==> flow/design.v <==
`timescale 1ns / 1ps
module button_debounce (
    input clk,        
    input rst,        
    input button_in,  
    output reg button_out  
);
    parameter integer DEBOUNCE_TIME = 200; 
    reg [19:0] counter;
    reg button_state;
    always @(posedge clk or posedge rst) begin
        if (rst) begin
            counter <= 0;
            button_state <= 0;
            button_out <= 0;
        end else begin
            if (button_in != button_state) begin
                counter <= counter + 1;
                if (counter >= DEBOUNCE_TIME) begin
                    button_state <= button_in;
                    button_out <= button_in;
                    counter <= 0;
                end
            end else begin
                counter <= 0;
            end
        end
    end
endmodule
`timescale 1ns / 1ps
module operatorremainder(
    input [35:0] n,
    output reg is_multiple
);
	parameter DIVISOR = 20000;
	reg [35:0] temp;
	reg [35:0] quotient;
	reg [35:0] remainder;
	integer i;
	always @(*) begin
        temp = n;
        quotient = 0;
        remainder = 0;
        for (i = 35; i >= 0; i = i - 1) begin
            quotient = (quotient << 1) | (temp[i] ? 1'b1 : 1'b0);
            if (quotient >= DIVISOR) begin
                quotient = quotient - DIVISOR;
                remainder = (remainder << 1) | 1'b1;
            end else begin
                remainder = (remainder << 1);
            end
        end
        is_multiple = (quotient == 0);
    end
endmodule
`timescale 1ns / 1ps
module ClockTest(
	input clk,
	input rst,
	input btn,
	output reg [6:0] seg,  
	output reg [3:0] an,
	output reg buttons_pressed, 
	output reg buttons_released 
);
	wire is_divisible;  
   reg [7:0] counter;  
   reg [35:0] cnt;	 
   wire buttons_out;
	reg buttons_out_prev;
   wire [6:0] segments [15:0];  
	reg [3:0] ones;  
   reg [3:0] tens;  
	reg [3:0] s_ones;  
	reg [3:0] s_tens;  
   reg [6:0] refresh_counter;  
   reg refresh_flag;	 
   reg [7:0] clk_display;  
      assign segments[0] = 7'b1000000;   
      assign segments[1] = 7'b1111001;   
      assign segments[2] = 7'b0100100;   
      assign segments[3] = 7'b0110000;   
      assign segments[4] = 7'b0011001;   
      assign segments[5] = 7'b0010010;   
      assign segments[6] = 7'b0000010;   
      assign segments[7] = 7'b1111000;   
      assign segments[8] = 7'b0000000;   
      assign segments[9] = 7'b0010000;   
      assign segments[10] = 7'b0001000;  
      assign segments[11] = 7'b0000011;  
      assign segments[12] = 7'b1000110;  
      assign segments[13] = 7'b0100001;  
      assign segments[14] = 7'b0000110;  
      assign segments[15] = 7'b0001110;  
   button_debounce debounce (
		.clk(clk),
		.rst(rst),
		.button_in(btn),
		.button_out(buttons_out)
   );
   operatorremainder remainder (
        .n(cnt),
        .is_multiple(is_divisible)
    );
   always @ (posedge clk or posedge rst) begin
      if (rst) begin  
         cnt <= 0;
         counter <= 0;
			ones <= 0;
			tens <= 0;
			s_ones <= 0;
			s_tens <= 0;
			clk_display <= 0;
			buttons_out_prev <= 0;
			buttons_pressed <= 0;
			buttons_released <= 0;
      end else begin
			if(cnt == 1_200_000 -1) begin 
				cnt <= 0;
				ones <= 0;
				tens <= 0;
				s_ones <= 0;
				s_tens <= 0;
				clk_display <= 0;
			end else begin
			if (is_divisible) begin 
				if(clk_display == 60) begin
					s_ones <= 0;
					s_tens <= 0;
				end else begin
					clk_display <= clk_display+1;
					if(s_ones == 9) begin
						s_ones <= 0;
						s_tens <= s_tens + 1;
					end else begin
						s_ones <= s_ones + 1;
					end
				end
			end
			buttons_out_prev <= buttons_out;
			buttons_pressed <= (buttons_out & ~buttons_out_prev);	  
			buttons_released <= (~buttons_out & buttons_out_prev);  
			if (buttons_pressed) begin
				if (ones == 9) begin
					ones <= 0;
					if (tens == 9) begin
						tens <= 0;
					end else begin
						tens <= tens + 1;
					end
				end else begin
				ones <= ones + 1;
				end
			end
			cnt <= cnt + 1;
         end   
      end
   end
	always @(posedge clk or posedge rst) begin
		if (rst) begin
			refresh_counter <= 0;
			refresh_flag <= 0;
		end else begin
		refresh_counter <= refresh_counter + 1;
		if (refresh_counter == 250) begin   
			refresh_counter <= 0;
			refresh_flag <= ~refresh_flag;
		end
		end
	end
	always @(posedge clk or posedge rst) begin
		if (rst) begin
			seg <= 7'b1111111;
			an <= 4'b1111;
		end else
		case (refresh_counter[6:5])
			2'b00: begin
				seg <= segments[ones];
				an <= 4'b1110; 
			end
			2'b01: begin
				seg <= segments[tens];
				an <= 4'b1101; 
			end
				2'b10: begin
				seg <= segments[s_ones];
				an <= 4'b1011; 
			end
				2'b11: begin
				seg <= segments[s_tens];
				an <= 4'b0111; 
			end
		endcase
end
endmodule
# Tool chain data of ClockTest
# Tool output for the design above, in the order of the flow.
# Line numbers count from 1 in the design file above.
# Operators carry their Yosys type and port widths (W data, S select, Z words).
# Cell names lack the library's common part.
# A cell with n/a has no value.
dict set report inputs {
  top_module {ClockTest}
  clock_port {clk}
  lib {sky130hd}
  lib_corner {tt_025C_1v80}
}

# Elaborated design
# Yosys after proc, flatten, opt, wreduce and memory -nomap, before mapping. Memory bits, and registers merged into a memory's read port (data or address), are not among the register bits. Print and check cells are not counted. Equal cells are merged and count once.
dict set report word_totals {
  register_bits 102
  in_bits 3
  out_inout_bits 13
  word_cells 314
}
dict set report classes {
  add_sub_neg 44
  cmp 37
  equal 67
  muxes 99
  n_logic 39
  n_reduce_logical 14
}
# cell count
set op_table {}
lappend op_table {{$or A36 B1 Y36} 35}
lappend op_table {{$ge A36 B15 Y1 const B} 35}
lappend op_table {{$mux W35} 35}
lappend op_table {{$sub A35 B15 Y35 const B} 34}
lappend op_table {{$pmux W7 S16} 4}
lappend op_table {{$eq A4 B4 Y1 const B} 32}
lappend op_table {{$mux W36} 2}
lappend op_table {{$eq A4 B3 Y1 const B} 16}
lappend op_table {{$mux W4} 15}
lappend op_table {{$mux W20} 2}
lappend op_table {{$add A36 B1 Y36 const B} 1}
lappend op_table {{$sub A36 B15 Y36 const B} 1}
lappend op_table {{$eq A36 B21 Y1 const B} 1}
lappend op_table {{$logic_not A36 Y1} 1}
lappend op_table {{$mux W1} 36}
lappend op_table {{$eq A4 B2 Y1 const B} 8}
lappend op_table {{$pmux W7 S4} 1}
lappend op_table {{$mux W8} 3}
lappend op_table {{$add A20 B1 Y20 const B} 1}
lappend op_table {{$ge A20 B8 Y1 const B} 1}
lappend op_table {{$sub A1 B15 Y16 const B} 1}
lappend op_table {{$add A4 B1 Y4 const B} 4}
lappend op_table {{$eq A4 B1 Y1 const B} 4}
lappend op_table {{$logic_not A4 Y1} 4}
lappend op_table {{$pmux W4 S4} 1}
lappend op_table {{$ge A1 B15 Y1 const B} 1}
lappend op_table {{$reduce_and A2 Y1} 4}
lappend op_table {{$add A8 B1 Y8 const B} 1}
# Other operator kinds: 11; their cells: 16.

# Depth
# Depth = most cells in a row (Yosys ltp): at word level without a register or memory, in the mapped netlist without a sequential cell, where the memories' decode and read muxes count.
dict set report depth {
  word_depth 111
  ABC_AREA 0
  mapped_depth 166
  ltp_nobuf 130
}

# Synthesis result
# Source: synth_stat.txt of the flow (Yosys; design flattened, memories mapped). It holds for the ABC_AREA given above (unset counts as 0); a run with the other value may have another netlist.
# The area totals of this step are shown rounded.
dict set report mapped {
  cell_count 4269
  mapped_area_mm2 0.03
  flip_flops 102
  buffers 241
}
# type count
set types {}
lappend types {xnor2_1 309}
lappend types {dfrtp_1 91}
lappend types {nand2_1 389}
lappend types {nor2_1 348}
lappend types {a21oi_1 228}
lappend types {nand3_1 200}
lappend types {xor2_1 111}
lappend types {mux2i_1 93}
lappend types {nor3_1 149}
lappend types {o21ai_0 149}
lappend types {a31oi_1 112}
lappend types {nor4_1 92}
lappend types {nand4_1 90}
lappend types {and3_1 87}
lappend types {a211oi_1 64}
lappend types {clkbuf_1 120}
lappend types {ha_1 36}
lappend types {o211ai_1 54}
# Not listed: further types 129, cells in them 1547.
# The figures by module come from a second, unflattened synthesis with its own total; it is not the netlist above.
dict set report unflattened {
  hier_cells 4185
  hier_area_mm2 0.03
}
# Each row is one instance without its submodules.
# mod instances n_cells area_mm2
set by_module {}
lappend by_module {operatorremainder 1 3611 0.024}
lappend by_module {ClockTest 1 516 0.0046}
lappend by_module {button_debounce 1 58 0.00081}

# Worst setup path after synthesis
# Path of least setup slack by OpenSTA after synthesis, without wires, with an ideal clock, recovery checks aside; 20% of the period is set as input and as output delay. Where synthesis merged equal registers, the netlist keeps one of their names.
dict set report synth_path {
  kind {flip-flop to flip-flop}
  startpoint {reg cnt[29]}
  endpoint {reg s_tens[3]}
  clock_period_ns 50.0
  setup_time_ns 0.078
  t_arrival_ns 35.456
  required_ns 49.922
  slack_ns 14.466
  delay_ns 35.534
  path_stages 157
  period_less_setup_slack_ns 35.534
}
# "delay_ns" = arrival - input delay + setup time.
# "path_stages" counts driving pins, that of a launching flip-flop among them; a cell with two outputs on the path counts twice.
# "period_less_setup_slack_ns" is the clock period less the worst setup slack; recovery checks do not enter. This is arithmetic on one report: input and output delays are still those of the set period (20% each).
# Between the ends stands the longest chain of elaborated cells between them, by number of cells; it is not shown to be the way that was timed. Of several equally long chains one is given.
# Each line given opens the expression or statement behind the cell; cells for indexed reads and writes are added by Yosys, which also makes memories of some case tables.
# At most two assigning lines are given for a register; there are more.
dict set report synth_via {
  path_cell_list {dfrtp_1 buf_4 or4_1 buf_6 a21boi_4 inv_1 ha_1 o21ai_0 and3_1 o211ai_2 a21oi_1 buf_2 xnor2_1 inv_1 ha_1 nand2_1 nor3_1 a31o_2 [... 121 more ...] o32a_1 or4_1 or4b_1 and3_1 buf_6 buf_6 a211oi_1 xor2_1 or3b_2 nor4_4 a21oi_1 a2111oi_1 xnor2_1 or4_1 or3_1 buf_2 or4_1 a21oi_1}
  elab_chain_cells 94
}
# item line_no
set synth_rtl {}
lappend synth_rtl {{from (decl)} 68} ;# reg [35:0] cnt;
lappend synth_rtl {{from (assign)} 107} ;# cnt <= 0;
lappend synth_rtl {{from (assign)} 155} ;# cnt <= cnt + 1;
lappend synth_rtl {{$mux W1} 45} ;# quotient = (quotient << 1) | (temp[i] ? 1'b1 : 1'b0);
lappend synth_rtl {{$or A36 B1 Y36} 45}
lappend synth_rtl {{$sub A35 B15 Y35} 47} ;# quotient = quotient - DIVISOR;
lappend synth_rtl {{$mux W35} 46} ;# if (quotient >= DIVISOR) begin
lappend synth_rtl {{$or A36 B1 Y36} 45}
lappend synth_rtl {{$ge A36 B15 Y1} 46}
lappend synth_rtl {{$mux W35} 46}
lappend synth_rtl {{[... 80 more ...]} n/a}
lappend synth_rtl {{$mux W35} 46}
lappend synth_rtl {{$or A36 B1 Y36} 45}
lappend synth_rtl {{$ge A36 B15 Y1} 46}
lappend synth_rtl {{$mux W36} 46}
lappend synth_rtl {{$logic_not A36 Y1} 53} ;# is_multiple = (quotient == 0);
lappend synth_rtl {{$mux W4} 126} ;# if (is_divisible) begin
lappend synth_rtl {{$mux W4} 118} ;# if(cnt == 1_200_000 -1) begin
lappend synth_rtl {{to (assign)} 123} ;# s_tens <= 0;
lappend synth_rtl {{to (assign)} 134} ;# s_tens <= s_tens + 1;
lappend synth_rtl {{to (decl)} 75} ;# reg [3:0] s_tens;

# Worst path after layout
# From the final timing report of flow run 1: the path of least setup slack in the routed layout; clock arrival at registers is part of the times.
dict set report layout_path {
  kind {flip-flop to flip-flop}
  startpoint {reg cnt[28]}
  endpoint {reg clk_display[6]}
  clock_period_ns 46.0
  setup_time_ns 0.07
  t_arrival_ns 39.17
  required_ns 46.28
  slack_ns 7.12
  path_stages 125
}
# Between the ends stands the longest chain of elaborated cells between them, by number of cells; it is not shown to be the way that was timed. Of several equally long chains one is given.
# At most two assigning lines are given for a register; there are more.
dict set report layout_via {
  path_cell_list {dfrtp_1 or4_1 a21boi_4 inv_1 ha_1 o21ai_0 and3_1 o211ai_2 a21oi_1 buf_4 xnor2_1 inv_1 ha_1 o21ai_0 xnor2_1 mux2i_1 o211ai_1 o311ai_0 [... 89 more ...] a21oi_1 o32a_1 or4_1 or4b_1 and3_2 and2_1 xnor2_1 ha_1 o21ai_0 a311o_1 nand2_1 nand2_1 a2111oi_1 xnor2_1 or4_1 or3_4 or4_1 a21oi_1}
  elab_chain_cells 91
}
# item line_no
set layout_rtl {}
lappend layout_rtl {{from (decl)} 68} ;# reg [35:0] cnt;
lappend layout_rtl {{from (assign)} 107} ;# cnt <= 0;
lappend layout_rtl {{from (assign)} 155} ;# cnt <= cnt + 1;
lappend layout_rtl {{$mux W1} 45} ;# quotient = (quotient << 1) | (temp[i] ? 1'b1 : 1'b0);
lappend layout_rtl {{$or A36 B1 Y36} 45}
lappend layout_rtl {{$sub A35 B15 Y35} 47} ;# quotient = quotient - DIVISOR;
lappend layout_rtl {{$mux W35} 46} ;# if (quotient >= DIVISOR) begin
lappend layout_rtl {{$or A36 B1 Y36} 45}
lappend layout_rtl {{$ge A36 B15 Y1} 46}
lappend layout_rtl {{$mux W35} 46}
lappend layout_rtl {{[... 77 more ...]} n/a}
lappend layout_rtl {{$mux W35} 46}
lappend layout_rtl {{$or A36 B1 Y36} 45}
lappend layout_rtl {{$ge A36 B15 Y1} 46}
lappend layout_rtl {{$mux W36} 46}
lappend layout_rtl {{$logic_not A36 Y1} 53} ;# is_multiple = (quotient == 0);
lappend layout_rtl {{$mux W8} 126} ;# if (is_divisible) begin
lappend layout_rtl {{$mux W8} 118} ;# if(cnt == 1_200_000 -1) begin
lappend layout_rtl {{to (assign)} 113} ;# clk_display <= 0;
lappend layout_rtl {{to (assign)} 131} ;# clk_display <= clk_display+1;
lappend layout_rtl {{to (decl)} 78} ;# reg [7:0] clk_display;

Module ClockTest, platform sky130hd: 2 stored runs of the flow (Yosys, OpenROAD) with differing settings, in no particular order. Input and output delays are each 20% of the period that was set; the output load is 0.01 pF.
"total_power_w" is the tool's figure for a default switching activity; nothing was simulated.
Measured values are rounded.

# flow run 1
==> flow/run.sh <==
#!/bin/bash
# the make line also repeats the synthesis and layout settings of config.mk as NAME=value (left out here)
make -C /OpenROAD-flow-scripts/flow DESIGN_CONFIG=/design/flow/config.mk WORK_HOME=/design/flow/orfs CLKGATE_MAP_FILE= finish
==> flow/config.mk <==
export PLATFORM = sky130hd
export DESIGN_NAME = ClockTest
export DESIGN_NICKNAME = ClockTest
export VERILOG_FILES = /design/flow/design.v
export SDC_FILE = /design/flow/constraint.sdc
export NUM_CORES = 4
export LEC_CHECK = 0
export CAP_MARGIN = 20
export CORE_MARGIN = 2
export CORE_UTILIZATION = 40
export SETUP_SLACK_MARGIN = 5.0
export SLEW_MARGIN = 20
==> flow/constraint.sdc <==
create_clock -name core_clock -period 46.0 [get_ports {clk}]
set_input_delay 9.2000 -clock core_clock [delete_from_list [all_inputs] [get_ports {clk}]]
set_output_delay 9.2000 -clock core_clock [all_outputs]
set_load 0.01 [all_outputs]

==> flow run 1: results <==
synth_chip_area_mm2=0.03
total_die_area_mm2=0.077
final_cell_area_mm2=0.032
util_frac=0.43
worst_setup_slack_ns=7.1
fin_tns_ns=0.000
hold_ws_ns=0.48
total_power_w=0.00022

# flow run 2
==> flow/run.sh <==
#!/bin/bash
# the make line also repeats the synthesis and layout settings of config.mk as NAME=value (left out here)
make -C /OpenROAD-flow-scripts/flow DESIGN_CONFIG=/design/flow/config.mk WORK_HOME=/design/flow/orfs CLKGATE_MAP_FILE= finish
==> flow/config.mk <==
export PLATFORM = sky130hd
export DESIGN_NAME = ClockTest
export DESIGN_NICKNAME = ClockTest
export VERILOG_FILES = /design/flow/design.v
export SDC_FILE = /design/flow/constraint.sdc
export NUM_CORES = 4
export LEC_CHECK = 0
export CAP_MARGIN = 20
export CELL_PAD_IN_SITES_GLOBAL_PLACEMENT = 3
export CORE_MARGIN = 2
export CORE_UTILIZATION = 72
export CTS_CLUSTER_DIAMETER = 399
export CTS_CLUSTER_SIZE = 80
export GPL_ROUTABILITY_DRIVEN = 0
export GPL_TIMING_DRIVEN = 0
export PLACE_DENSITY_LB_ADDON = 0.06
export SLEW_MARGIN = 30
==> flow/constraint.sdc <==
create_clock -name core_clock -period 53.1 [get_ports {clk}]
set_input_delay 10.6200 -clock core_clock [delete_from_list [all_inputs] [get_ports {clk}]]
set_output_delay 10.6200 -clock core_clock [all_outputs]
set_load 0.01 [all_outputs]

==> flow run 2: results <==
outcome="unfinished; error FLW-0024 in placement"
